==> flow/design.v <==
`timescale 1ns / 1ps
module qtwosComp(
    input [N-2:0] a,
    output [2*N-1:0] b
    );
	reg [2*N-1:0] data;
	reg [2*N-1:0] flip;
	reg [2*N-1:0] out;
	parameter Q = 15;
	parameter N = 32;
	assign b = out;
	always @*
	begin
		data <= a;		 
	end
	always @*
	begin
		flip <= ~a;
	end
	always @*
	begin
		out <= flip + 1;
	end
endmodule
`timescale 1ns / 1ps
module qmult(
    input [N-1:0] a,
    input [N-1:0] b,
    output [N-1:0] c
    );
	wire [2*N-1:0] a_ext;
	wire [2*N-1:0] b_ext;
	wire [2*N-1:0] r_ext;
	reg [2*N-1:0] a_mult;
	reg [2*N-1:0] b_mult;
	reg [2*N-1:0] result;
	reg [N-1:0] retVal;
	parameter Q = 8;
	parameter N = 20;
	qtwosComp #(Q,N) comp_a (a[N-2:0], a_ext);
	qtwosComp #(Q,N) comp_b (b[N-2:0], b_ext);
	qtwosComp #(Q,N) comp_r (result[N-2+Q:Q], r_ext);
	assign c = retVal;
	always @*
	begin
		if(a[N-1] == 1)
			a_mult <= a_ext;
		else
			a_mult <= a;
		if(b[N-1] == 1)
			b_mult <= b_ext;
		else
			b_mult <= b;		
	end 
	always @*
	begin
		result <= a_mult * b_mult;
	end
	always @*
	begin		
		if((a[N-1] == 1 && b[N-1] == 0) || (a[N-1] == 0 && b[N-1] == 1)) begin
			retVal[N-1] <= 1;
			retVal[N-2:0] <= r_ext[N-2:0];
		end
		else begin
			retVal[N-1] <= 0;
			retVal[N-2:0] <= result[N-2+Q:Q];
		end
	end
endmodule
`timescale 1ns / 1ps
module qadd(
    input [N-1:0] a,
    input [N-1:0] b,
    output reg [N-1:0] c
    );
	parameter Q = 15;
	parameter N = 28;
reg [N-1:0] res;
always @* begin
    if ( res[N-2:0] == 0 )
        c = 0;
    else
        c = res;
end
always @*
begin
	if(a[N-1] == 1 && b[N-1] == 1) begin
		res[N-1] = 1;
		res[N-2:0] = a[N-2:0] + b[N-2:0];
	end
	else if(a[N-1] == 0 && b[N-1] == 0) begin
		res[N-1] = 0;
		res[N-2:0] = a[N-2:0] + b[N-2:0];
	end
	else if(a[N-1] == 0 && b[N-1] == 1) begin
		if(a[N-2:0] > b[N-2:0]) begin
			res[N-1] = 0;
			res[N-2:0] = a[N-2:0] - b[N-2:0];
		end
		else begin
			res[N-1] = 1;
		    res[N-2:0] = b[N-2:0] - a[N-2:0];
        end
	end
	else begin
        if(a[N-2:0] > b[N-2:0]) begin
            res[N-1] = 1;
            res[N-2:0] = a[N-2:0] - b[N-2:0];
        end
        else begin
            res[N-1] = 0;
            res[N-2:0] = b[N-2:0] - a[N-2:0];
        end
    end
end
endmodule
`timescale 1ns / 1ps
module negar(
    in,
    neg_in
    );
input logic [N-1:0] in;
output logic [N-1:0] neg_in;
parameter Q = 15;
parameter N = 28;    
logic [N-1:0] aux;
always_comb begin
    if ( in[N-1] == 1) begin
        neg_in[N-1] = 0; 
        neg_in[N-2:0] = in[N-2:0];
    end
    else begin
        neg_in[N-1] = 1;
        neg_in[N-2:0] = in[N-2:0];
    end
end
endmodule
`timescale 1ns / 1ps
module qdiv(
	input [N-1:0] dividend,
	input [N-1:0] divisor,
	input rst,
	input start,
	input clk,
	output reg [N-1:0] quotient_out,
	output complete
	);
	parameter Q = 8;
	parameter N = 20;
	reg [N-1:0] quotient;
	reg [N-1:0] dividend_copy;
	reg [2*(N-1)-1:0] divider_copy;
	reg [5:0] bitn; 
	reg done;
	always @* begin
	   if (dividend[N-2:0] == 0 )
	       quotient_out = 0;
       else
           quotient_out = quotient;
	end
	assign complete = done;
	always @( posedge clk ) 
	begin
		if( rst )
			done <= 1'b1;
		else if( done && start ) begin
			done <= 1'b0;
			bitn <= N+Q-2;
			quotient <= 0;
			dividend_copy <= {1'b0,dividend[N-2:0]};
			divider_copy[2*(N-1)-1] <= 0;
			divider_copy[2*(N-1)-2:N-2] <= divisor[N-2:0];
			divider_copy[N-3:0] <= 0;
			if((dividend[N-1] == 1 && divisor[N-1] == 0) || (dividend[N-1] == 0 && divisor[N-1] == 1))
				quotient[N-1] <= 1;
			else
				quotient[N-1] <= 0;
		end 
		else if(!done) begin
			if(dividend_copy >= divider_copy) begin
				dividend_copy <= dividend_copy - divider_copy;
				quotient[bitn] <= 1'b1;
			end
			divider_copy <= divider_copy >> 1;
			if(bitn == 0)
				done <= 1'b1;
			bitn <= bitn - 1;	
		end
	end
endmodule
`timescale 1ns / 1ps
module bits2temp1(
    clk,
    rst,
    start,
    yk,
    done,
    yT
    );
input wire clk;
input wire rst;
input wire start;
input wire [11:0] yk;
output reg done;
output reg [N-1:0] yT;
parameter Q = 15;
parameter N = 28;
localparam V = 163840;   
localparam inv_res_V = 40662109;  
localparam gain = 9863168;  
localparam c = 32932;  
localparam b = 6619300;   
localparam betha = 8511169;  
localparam dos = 65536;  
localparam S_IDLE = 3'd0;
localparam S_D1S  = 3'd1;
localparam S_D1W  = 3'd2;
localparam S_D2S  = 3'd3;
localparam S_D2W  = 3'd4;
localparam S_D3S  = 3'd5;
localparam S_D3W  = 3'd6;
reg [2:0] state;
reg [N-1:0] bits;
reg [N-1:0] Vg;
reg [N-1:0] gain_Vg;
wire st1 = (state == S_D1S);
wire st2 = (state == S_D2S);
wire st3 = (state == S_D3S);
wire done1, done2, done3;
wire [N-1:0] q_Vg;
qdiv #(Q,N) div_Vg (bits, inv_res_V, rst, st1, clk, q_Vg, done1);
wire [N-1:0] q_gain_Vg;
qdiv #(Q,N) div1 (gain, Vg, rst, st2, clk, q_gain_Vg, done2);
wire [N-1:0] V_gain_Vg;
qmult #(Q,N) mult1 (V, gain_Vg, V_gain_Vg);
wire [N-1:0] neg_V_gain_Vg;
negar #(Q,N) neg2 (V_gain_Vg,neg_V_gain_Vg);
wire [N-1:0] den;
qadd #(Q,N) sum1 ( neg_V_gain_Vg, c, den);
wire [N-1:0] num;
negar #(Q,N) neg1 (b,num);
wire [N-1:0]  aux1;
qdiv #(Q,N) div2 (num, den, rst, st3, clk, aux1, done3);
wire [N-1:0] t_o;
qmult #(Q,N) mult2 (betha, aux1, t_o);
always @(posedge clk) begin
    done <= 1'b0;
    if (rst) begin
        state <= S_IDLE;
    end
    else begin
        case (state)
        S_IDLE: if (start) begin
                    bits <= {1'b0, (yk == 0) ? 12'd1 : yk, {Q{1'b0}}};
                    state <= S_D1S;
                end
        S_D1S:  state <= S_D1W;
        S_D1W:  if (done1) begin
                    Vg <= q_Vg;
                    state <= S_D2S;
                end
        S_D2S:  state <= S_D2W;
        S_D2W:  if (done2) begin
                    gain_Vg <= q_gain_Vg;
                    state <= S_D3S;
                end
        S_D3S:  state <= S_D3W;
        S_D3W:  if (done3) begin
                    yT <= t_o;
                    done <= 1'b1;
                    state <= S_IDLE;
                end
        default: state <= S_IDLE;
        endcase
    end
end
endmodule
`timescale 1ns / 1ps
module lowpass_filter(
    clk,
    rst,
    start,
    yT,
    yT_filt
    );
input logic clk;
input logic rst;
input logic start;
input logic [N-1:0] yT;
output logic [N-1:0] yT_filt;
parameter Q = 15; 
parameter N = 28;
localparam offset = 0;
localparam neg_a1 = 64567; 
localparam a2 = 31813;
localparam a3 = 0; 
localparam a4 = 0;
localparam a5 = 0; 
localparam b0 = 4;
localparam b1 = 7;
localparam b2 = 4;
localparam b3 = 0;
localparam b4 = 0;
localparam b5 = 0;
logic [N-1:0] a1; 
negar #(Q,N) neg0 (neg_a1,a1);
logic [N-1:0] y0; 
logic [N-1:0] y1; 
logic [N-1:0] y2; 
logic [N-1:0] y3;
logic [N-1:0] y4; 
logic [N-1:0] y5;
logic [N-1:0] u1;  
logic [N-1:0] u2;  
logic [N-1:0] u3;  
logic [N-1:0] u4;  
logic [N-1:0] u5; 
always_ff @(posedge clk) begin
    if (rst) begin
        y5 <= 0;
        y4 <= 0;
        y3 <= 0;
        y2 <= 0;
        y1 <= 0;
        y0 <= 0;
        u5 <= 0;
        u4 <= 0;
        u3 <= 0;
        u2 <= 0;
        u1 <= 0;
    end
    else if (start) begin
        y5 <= y4;
        y4 <= y3;
        y3 <= y2;
        y2 <= y1; 
        y1 <= y0;
        y0 <= yT;
        u5 <= u4; 
        u4 <= u3; 
        u3 <= u2;
        u2 <= u1;
        u1 <=  u0 + offset;
    end
end
logic [N-1:0] yb0; 
qmult #(Q,N) multb0 (b0, y0, yb0);
logic [N-1:0] yb1; 
qmult #(Q,N) multb1 (b1, y1, yb1);
logic [N-1:0] yb2; 
qmult #(Q,N) multb2 (b2, y2, yb2);
logic [N-1:0] yb3; 
qmult #(Q,N) multb3 (b3, y3, yb3);
logic [N-1:0] yb4; 
qmult #(Q,N) multb4 (b4, y4, yb4);
logic [N-1:0] yb5; 
qmult #(Q,N) multb5 (b5, y5, yb5);
logic [N-1:0] auxb0;  
qadd #(Q,N) sumb0 (yb0, yb1, auxb0);
logic [N-1:0] auxb1;  
qadd #(Q,N) sumb1 (yb2, yb3, auxb1);
logic [N-1:0] auxb2;  
qadd #(Q,N) sumb2 (yb4, yb5, auxb2);
logic [N-1:0] auxb3;  
qadd #(Q,N) sumb3 (auxb0, auxb1, auxb3);
logic [N-1:0] yb;  
qadd #(Q,N) sumb (auxb2, auxb3, yb);
logic [N-1:0] ua1; 
qmult #(Q,N) multa1 (a1, u1, ua1);
logic [N-1:0] ua2; 
qmult #(Q,N) multa2 (a2, u2, ua2);
logic [N-1:0] ua3; 
qmult #(Q,N) multa3 (a3, u3, ua3);
logic [N-1:0] ua4; 
qmult #(Q,N) multa4 (a4, u4, ua4);
logic [N-1:0] ua5; 
qmult #(Q,N) multa5 (a5, u5, ua5);
logic [N-1:0] auxa1;  
qadd #(Q,N) suma1 (ua1, ua2, auxa1);
logic [N-1:0] auxa2;  
qadd #(Q,N) suma2 (ua3, ua4, auxa2);
logic [N-1:0] auxa3;  
qadd #(Q,N) suma3 (auxa1, auxa2, auxa3);
logic [N-1:0] ua;  
qadd #(Q,N) suma (auxa3, ua5, ua);
logic [N-1:0] ya; 
negar #(Q,N) nega (ua,ya);
logic [N-1:0] u0;  
qadd #(Q,N) sum_ab (yb, ya, u0);
always_ff @(posedge clk) begin
    yT_filt <= u0; 
end
endmodule
`timescale 1ns / 1ps
module pt100_temp (
    input  wire        clk,
    input  wire        rst,
    input  wire        in_valid,
    output wire        in_ready,
    input  wire [11:0] yk,
    output wire        out_valid,
    output wire [27:0] temp,
    output wire [27:0] temp_filt,
    output wire        alarm
    );
parameter Q = 15;
parameter N = 28;
localparam HT = 2457600;  
localparam T_IDLE = 2'd0;
localparam T_CONV = 2'd1;
localparam T_FILT = 2'd2;
localparam T_OUT  = 2'd3;
reg [1:0] tstate;
reg alarm_r;
wire conv_done;
wire [N-1:0] yT;
assign in_ready  = (tstate == T_IDLE);
assign out_valid = (tstate == T_OUT);
assign temp      = yT;
assign alarm     = alarm_r;
wire accept = in_valid && in_ready;
bits2temp1 #(Q,N) conv (
    .clk(clk), .rst(rst), .start(accept), .yk(yk), .done(conv_done), .yT(yT));
lowpass_filter #(Q,N) filt (
    .clk(clk), .rst(rst), .start(conv_done), .yT(yT), .yT_filt(temp_filt));
always @(posedge clk) begin
    if (conv_done)
        alarm_r <= (yT > HT);
end
always @(posedge clk) begin
    if (rst)
        tstate <= T_IDLE;
    else begin
        case (tstate)
        T_IDLE: if (accept) tstate <= T_CONV;
        T_CONV: if (conv_done) tstate <= T_FILT;
        T_FILT: tstate <= T_OUT;
        T_OUT:  tstate <= T_IDLE;
        endcase
    end
end
endmodule
# Step by step through the tools: pt100_temp
# Each step is given for the RTL above and for the edited RTL.
# "orig" refers to lines of the RTL above, "edited" to lines of the edited file.
# "delta" is "edited" less "orig", of the values as shown.
# Library cell names are shortened.
# The mark n/a stands for no value.
# setup
design	pt100_temp
clk_port	clk
cell_library	sky130hd
pvt_corner	tt_025C_1v80

# Diff
# Unified diff, file above to edited file.
# This change comes from a script, not from a designer. The edited design behaves differently; no optimisation was intended.
# begin of diff
@@ -238,5 +238,5 @@
 negar #(Q,N) neg2 (V_gain_Vg,neg_V_gain_Vg);
 wire [N-1:0] den;
-qadd #(Q,N) sum1 ( neg_V_gain_Vg, c, den);
+assign den = neg_V_gain_Vg;
 wire [N-1:0] num;
 negar #(Q,N) neg1 (b,num);
# end of diff

# Elaborated design
# Yosys after proc, flatten, opt, wreduce and memory -nomap, before mapping. Memory bits, and registers merged into a memory's read port (data or address), are not among the register bits. Print and check cells are not counted. Equal cells are merged and count once.
# word_totals
item	orig	edited	delta
reg_bits	786	786	0
input_bits	15	15	0
output_inout_bits	59	59	0
# op_classes
item	orig	edited	delta
addsub	46	43	-3
multipliers	5	5	0
cmp	13	12	-1
equal	18	18	0
n_shift	3	3	0
muxes	163	158	-5
n_logic	43	43	0
n_reduce_logical	69	68	-1
# ops
cell	orig	edited	delta
2-to-1 mux 1 bit	66	64	-2
2-to-1 mux 27 bit	42	40	-2
2-to-1 mux 28 bit	33	32	-1
zero test 27 bit	12	11	-1
adder 27 x 16 -> 27 bit with constant B	1	0	-1
greater-than comparator 27 x 16 -> 1 bit with constant B	1	0	-1
subtractor 16 x 27 -> 27 bit with constant A	1	0	-1
subtractor 27 x 16 -> 27 bit with constant B	1	0	-1
logical AND 1 bit	34	34	0
inverter 1 bit	20	20	0
subtractor 27 bit	12	12	0
AND reduction 3 bit	8	8	0
adder 27 x 1 -> 27 bit with constant B	7	7	0
inverter 27 bit	7	7	0
adder 27 bit	6	6	0
greater-than comparator 27 bit	6	6	0
adder 56 x 1 -> 56 bit with constant B	5	5	0
2-to-1 mux 56 bit	5	5	0
!= test 2 bit with constant B	5	5	0
inverter 27 -> 56 bit	5	5	0
2-to-1 mux 26 bit	4	4	0
2-to-1 mux 3 bit	4	4	0
!= test 2 x 1 -> 1 bit with constant B	4	4	0
bitwise AND 28 bit	3	3	0
== test 3 bit with constant B	3	3	0
zero test 6 bit	3	3	0
2-to-1 mux 6 bit	3	3	0
negation 6 -> 7 bit	3	3	0
# Not every row of either side is listed.

# Depth
# Depth = most cells in a row (Yosys ltp): at word level without a register or memory, in the mapped netlist without a sequential cell, where the memories' decode and read muxes count.
# logic_depth
item	orig	edited	delta
ltp_word	35	35	0
ABC_AREA	0	0	n/a
depth_mapped	89	87	-2
mapped_depth_nobuf	82	82	0

# Synthesis result
# Source: synth_stat.txt of the flow (Yosys; design flattened, memories mapped). It holds for the ABC_AREA given above (unset counts as 0); a run with the other value may have another netlist.
# by_type
cell_type	orig	edited	delta
a21oi_1	605	542	-63
mux2i_1	233	197	-36
xor2_1	188	154	-34
clkbuf_1	288	261	-27
xnor2_1	452	427	-25
o21a_1	81	60	-21
nand2b_1	119	99	-20
nand3_1	134	115	-19
nor3_1	220	202	-18
and3_1	72	54	-18
o31ai_1	94	78	-16
o21ai_0	424	410	-14
a22o_1	17	3	-14
nand2_1	565	552	-13
a31oi_1	76	63	-13
nor3b_1	28	15	-13
a22oi_1	26	13	-13
a211oi_1	59	71	12
# Not every row of either side is listed.
# synth_totals
item	orig	edited	delta
cell_count	9671	9241	-430
mapped_area_um2	83458.8	80447.2	-3011.6
ff_cells	628	628	0
buffers	356	307	-49
# By module: a second synthesis without flattening, with its own total; a netlist apart from the flattened one above.
# hier_totals
item	orig	edited	delta
cells_unflattened	58220	57495	-725
area_unflattened_um2	483830.3	478848.0	-4982.3
# Rows give one instance, submodules left out.
# by_module_orig
module	instances	n_cells	mod_area_um2	seq_area_um2
qmult	13	3278	28000.6	0.0
qadd	11	725	4982.3	0.0
qtwosComp	39	107	739.5	0.0
qdiv	3	717	6851.6	3473.3
lowpass_filter	1	1022	11309.6	6726.5
bits2temp1	1	144	3223.1	3042.9
negar	4	28	206.4	0.0
pt100_temp	1	29	265.3	110.1
# by_module_edited
module	instances	n_cells	mod_area_um2	seq_area_um2
qmult	13	3278	28000.6	0.0
qadd	10	725	4982.3	0.0
qtwosComp	39	107	739.5	0.0
qdiv	3	717	6851.6	3473.3
lowpass_filter	1	1022	11309.6	6726.5
bits2temp1	1	144	3223.1	3042.9
negar	4	28	206.4	0.0
pt100_temp	1	29	265.3	110.1

# Timing after synthesis
# OpenSTA on the mapped netlist: ideal clock, no wires. The path of least setup slack (recovery checks aside). Input and output delay are each 20% of the period. Register names are those of the netlist, which keeps one name where synthesis merged equal registers.
# synth_path
item	orig	edited	delta
kind	reg-to-reg	reg-to-reg	n/a
start	reg filt.u2[27]	reg filt.u2[27]	n/a
end	reg filt.u1[27]	reg filt.u1[27]	n/a
tclk_ns	24.0	24.0	0.0
setup_ns	0.116	0.128	0.012
t_first_pin_ns	0.000	0.000	0.000
arrival_ns	18.560	17.761	-0.799
t_required_ns	23.884	23.872	-0.012
setup_slack_ns	5.323	6.112	0.789
delay_ns	18.676	17.889	-0.787
stages	78	80	2
n_path_buf	9	9	0
synth_period_reached_ns	18.677	17.888	-0.789
# "delay_ns" is the arrival time less input delay plus setup time.
# "stages" counts driving pins, that of a launching flip-flop among them; a cell with two outputs on the path counts twice.
# "synth_period_reached_ns" is the clock period less the worst setup slack; recovery checks do not enter. This is arithmetic on one report: input and output delays are still those of the set period (20% each).
# Between the ends stands the longest chain of elaborated cells between them, by number of cells; it is not shown to be the way that was timed. Of several equally long chains one is given.
# A line is the first line of the expression or statement that the cell stems from. Yosys adds cells for indexed reads and writes and turns some case tables into memories.
# synth_via_orig
cell_sequence	dfxtp_1 clkbuf_1 clkbuf_1 clkbuf_1 buf_1 nand2_1 o21ai_0 fa_1 fa_1 inv_1 fa_1 inv_1 fa_1 fa_1 inv_1 fa_1 inv_1 ha_1 (+42 left out) o21ai_0 a21oi_1 o21ai_0 a211oi_1 o21ai_0 a221o_1 a211o_1 o21ai_0 clkbuf_1 clkbuf_1 mux2i_1 xor2_1 nand3_1 nor4_1 nand4_1 a22oi_1 nand4_1 a41o_1
elab_chain_len	33
cells_between	76
cone_classes	11 x add/sub; 1 x mul; 4 x compare; 40 x mux; 4 x logic; 16 x reduce/logical
# synth_lines_orig
item	line_no	text
from (decl)	315	logic [N-1:0] u2;
from (assign)	330	u2 <= 0;
from (assign)	343	u2 <= u1;
2-to-1 mux 56 bit	50	if(b[N-1] == 1)
multiplier 15 x 56 -> 42 bit	57	result <= a_mult * b_mult;
inverter 27 bit	18	flip <= ~a;
adder 27 x 1 -> 27 bit	22	out <= flip + 1;
2-to-1 mux 27 bit	61	if((a[N-1] == 1 && b[N-1] == 0) || (a[N-1] == 0 && b[N-1] == 1)) begin
subtractor 27 bit	103	res[N-2:0] = b[N-2:0] - a[N-2:0];
2-to-1 mux 27 bit	97	if(a[N-2:0] > b[N-2:0]) begin
(+19 left out)	n/a
subtractor 27 bit	103
2-to-1 mux 27 bit	97
2-to-1 mux 28 bit	96	else if(a[N-1] == 0 && b[N-1] == 1) begin
2-to-1 mux 27 bit	92	else if(a[N-1] == 0 && b[N-1] == 0) begin
2-to-1 mux 27 bit	88	if(a[N-1] == 1 && b[N-1] == 1) begin
zero test 27 bit	81	if ( res[N-2:0] == 0 )
2-to-1 mux 28 bit	81
to (assign)	331	u1 <= 0;
to (assign)	344	u1 <=  u0 + offset;
to (decl)	314	logic [N-1:0] u1;
# synth_via_edited
cell_sequence	dfxtp_1 clkbuf_1 clkbuf_1 clkbuf_1 nand2_1 o21ai_0 fa_1 fa_1 inv_1 fa_1 inv_1 fa_1 fa_1 inv_1 fa_1 inv_1 ha_1 a2111oi_0 (+44 left out) a21oi_1 o21bai_1 a21oi_1 o31a_1 o21a_1 o21a_1 o2111a_1 nor2_1 clkbuf_1 clkbuf_1 nand3_1 a2bb2oi_1 xor2_1 nand4_1 nor4_1 o211ai_1 and4bb_1 o41ai_2
elab_chain_len	33
cells_between	76
cone_classes	11 x add/sub; 1 x mul; 4 x compare; 40 x mux; 4 x logic; 16 x reduce/logical
# synth_lines_edited
item	line_no	text
from (decl)	315	logic [N-1:0] u2;
from (assign)	330	u2 <= 0;
from (assign)	343	u2 <= u1;
2-to-1 mux 56 bit	50	if(b[N-1] == 1)
multiplier 15 x 56 -> 42 bit	57	result <= a_mult * b_mult;
inverter 27 bit	18	flip <= ~a;
adder 27 x 1 -> 27 bit	22	out <= flip + 1;
2-to-1 mux 27 bit	61	if((a[N-1] == 1 && b[N-1] == 0) || (a[N-1] == 0 && b[N-1] == 1)) begin
subtractor 27 bit	103	res[N-2:0] = b[N-2:0] - a[N-2:0];
2-to-1 mux 27 bit	97	if(a[N-2:0] > b[N-2:0]) begin
(+19 left out)	n/a
subtractor 27 bit	103
2-to-1 mux 27 bit	97
2-to-1 mux 28 bit	96	else if(a[N-1] == 0 && b[N-1] == 1) begin
2-to-1 mux 27 bit	92	else if(a[N-1] == 0 && b[N-1] == 0) begin
2-to-1 mux 27 bit	88	if(a[N-1] == 1 && b[N-1] == 1) begin
zero test 27 bit	81	if ( res[N-2:0] == 0 )
2-to-1 mux 28 bit	81
to (assign)	331	u1 <= 0;
to (assign)	344	u1 <=  u0 + offset;
to (decl)	314	logic [N-1:0] u1;

# Timing after layout
# From the final timing report of each run of pair A: the path of least setup slack in the routed layout; clock arrival at registers is part of the times.
# layout_path
item	orig	edited	delta
kind	reg-to-reg	reg-to-reg	n/a
start	reg filt.u1[0]	reg filt.u1[2]	n/a
end	reg filt.u1[27]	reg filt.u1[27]	n/a
tclk_ns	24.0	24.0	0.0
setup_ns	0.11	0.14	0.03
t_first_pin_ns	0.69	0.66	-0.03
arrival_ns	22.15	21.52	-0.63
t_required_ns	24.58	24.52	-0.06
setup_slack_ns	2.43	3.00	0.57
stages	81	72	-9
n_path_buf	1	0	-1
# Between the ends stands the longest chain of elaborated cells between them, by number of cells; it is not shown to be the way that was timed. Of several equally long chains one is given.
# layout_via_orig
cell_sequence	dfxtp_1 inv_1 ha_1 nand2_1 or3_1 or3_1 or3_1 or2_2 nand2b_1 or2_2 o21ai_0 xnor2_1 ha_1 inv_1 fa_1 inv_1 fa_1 fa_1 (+45 left out) o21ai_0 a21oi_1 o21ai_0 a211oi_1 o21ai_0 a221o_1 a211o_1 o21ai_4 buf_4 nor2_1 a31o_2 xor2_1 nand4_1 nor4_1 nand4_1 a22oi_1 nand4_1 a41o_1
elab_chain_len	35
cells_between	73
cone_classes	12 x add/sub; 1 x mul; 4 x compare; 39 x mux; 4 x logic; 13 x reduce/logical
# layout_lines_orig
item	line_no	text
from (decl)	314	logic [N-1:0] u1;
from (assign)	331	u1 <= 0;
from (assign)	344	u1 <=  u0 + offset;
inverter 27 -> 56 bit	18	flip <= ~a;
adder 56 x 1 -> 56 bit	22	out <= flip + 1;
2-to-1 mux 56 bit	50	if(b[N-1] == 1)
multiplier 17 x 56 -> 42 bit	57	result <= a_mult * b_mult;
inverter 27 bit	18
adder 27 x 1 -> 27 bit	22
2-to-1 mux 27 bit	61	if((a[N-1] == 1 && b[N-1] == 0) || (a[N-1] == 0 && b[N-1] == 1)) begin
(+21 left out)	n/a
subtractor 27 bit	103	res[N-2:0] = b[N-2:0] - a[N-2:0];
2-to-1 mux 27 bit	97	if(a[N-2:0] > b[N-2:0]) begin
2-to-1 mux 28 bit	96	else if(a[N-1] == 0 && b[N-1] == 1) begin
2-to-1 mux 27 bit	92	else if(a[N-1] == 0 && b[N-1] == 0) begin
2-to-1 mux 27 bit	88	if(a[N-1] == 1 && b[N-1] == 1) begin
zero test 27 bit	81	if ( res[N-2:0] == 0 )
2-to-1 mux 28 bit	81
to (assign)	331
to (assign)	344
to (decl)	314
# layout_via_edited
cell_sequence	dfxtp_1 or4_1 or4_1 nor2_1 nand2_1 nand2_1 xnor2_1 inv_1 fa_1 inv_1 fa_1 ha_1 fa_1 fa_1 ha_1 a2111oi_0 o21bai_1 a21oi_1 (+36 left out) o21ai_0 a21oi_1 o21ai_0 a21oi_1 o21bai_1 a21oi_1 o31a_1 o21a_1 o21a_1 o2111ai_1 nand2_1 o21ai_0 nand2b_1 a2bb2oi_1 or2_1 or4_1 and4bb_1 o41ai_2
elab_chain_len	35
cells_between	73
cone_classes	12 x add/sub; 1 x mul; 4 x compare; 39 x mux; 4 x logic; 13 x reduce/logical
# layout_lines_edited
item	line_no	text
from (decl)	314	logic [N-1:0] u1;
from (assign)	331	u1 <= 0;
from (assign)	344	u1 <=  u0 + offset;
inverter 27 -> 56 bit	18	flip <= ~a;
adder 56 x 1 -> 56 bit	22	out <= flip + 1;
2-to-1 mux 56 bit	50	if(b[N-1] == 1)
multiplier 17 x 56 -> 42 bit	57	result <= a_mult * b_mult;
inverter 27 bit	18
adder 27 x 1 -> 27 bit	22
2-to-1 mux 27 bit	61	if((a[N-1] == 1 && b[N-1] == 0) || (a[N-1] == 0 && b[N-1] == 1)) begin
(+21 left out)	n/a
subtractor 27 bit	103	res[N-2:0] = b[N-2:0] - a[N-2:0];
2-to-1 mux 27 bit	97	if(a[N-2:0] > b[N-2:0]) begin
2-to-1 mux 28 bit	96	else if(a[N-1] == 0 && b[N-1] == 1) begin
2-to-1 mux 27 bit	92	else if(a[N-1] == 0 && b[N-1] == 0) begin
2-to-1 mux 27 bit	88	if(a[N-1] == 1 && b[N-1] == 1) begin
zero test 27 bit	81	if ( res[N-2:0] == 0 )
2-to-1 mux 28 bit	81
to (assign)	331
to (assign)	344
to (decl)	314
# Nets of the timed path that keep an RTL name, with a line that drives or declares them; the list need not be complete.
# layout_named_nets_edited
signal	line_no
filt.sum_ab.c[2]	81

# Layout results
# Runs of the flow (Yosys, OpenROAD) on both versions; the two runs of a pair have the same settings. The constraints put input and output delay at 20% of the set period each and load the outputs with 0.01 pF.
# flow_settings_pair_A
CORE_UTILIZATION	40
PLACE_DENSITY	0.6
period_ns	24.0
CAP_MARGIN	20
CORE_MARGIN	2
SLEW_MARGIN	20
# measured_pair_A
item	orig	edited	delta
yosys.chip_area_um2	83458.8	80447.2	-3011.6
design.die.area_um2	212318.0	204720.0	-7598.0
final_cell_area_um2	89933.8	86823.3	-3110.5
finalUtil_pct	43.4	43.4	0.0
fin_ws_ns	2.429	3.001	0.572
tns_ns	0.000	0.000	0.000
hold_ws_ns	0.440	0.449	0.009
fin_power_uw	2641	2627	-14
period_reached_ns	21.571	20.999	-0.572
# flow_settings_pair_B
CAP_MARGIN	40
CELL_PAD_IN_SITES_DETAIL_PLACEMENT	2
CELL_PAD_IN_SITES_GLOBAL_PLACEMENT	0
CORE_MARGIN	8
CORE_UTILIZATION	23
MAX_ROUTING_LAYER	met4
PLACE_DENSITY_LB_ADDON	0.01
SETUP_SLACK_MARGIN	0.61
period_ns	12.3
SLEW_MARGIN	20
# measured_pair_B
item	orig	edited	delta
yosys.chip_area_um2	83458.8	80447.2	-3011.6
design.die.area_um2	382394.0	368953.0	-13441.0
final_cell_area_um2	113290.0	110395.0	-2895.0
finalUtil_pct	31.3	31.6	0.3
fin_ws_ns	-5.435	-5.236	0.199
tns_ns	-262.189	-255.987	6.202
hold_ws_ns	0.447	0.452	0.005
fin_power_uw	5672	5879	207
period_reached_ns	17.735	17.536	-0.199
# "period_reached_ns" = clock period - worst setup slack. The figure is calculated, with input and output delays left at 20% of the set period.
# "fin_power_uw": no workload was simulated; the value follows from the tool's default switching activity.
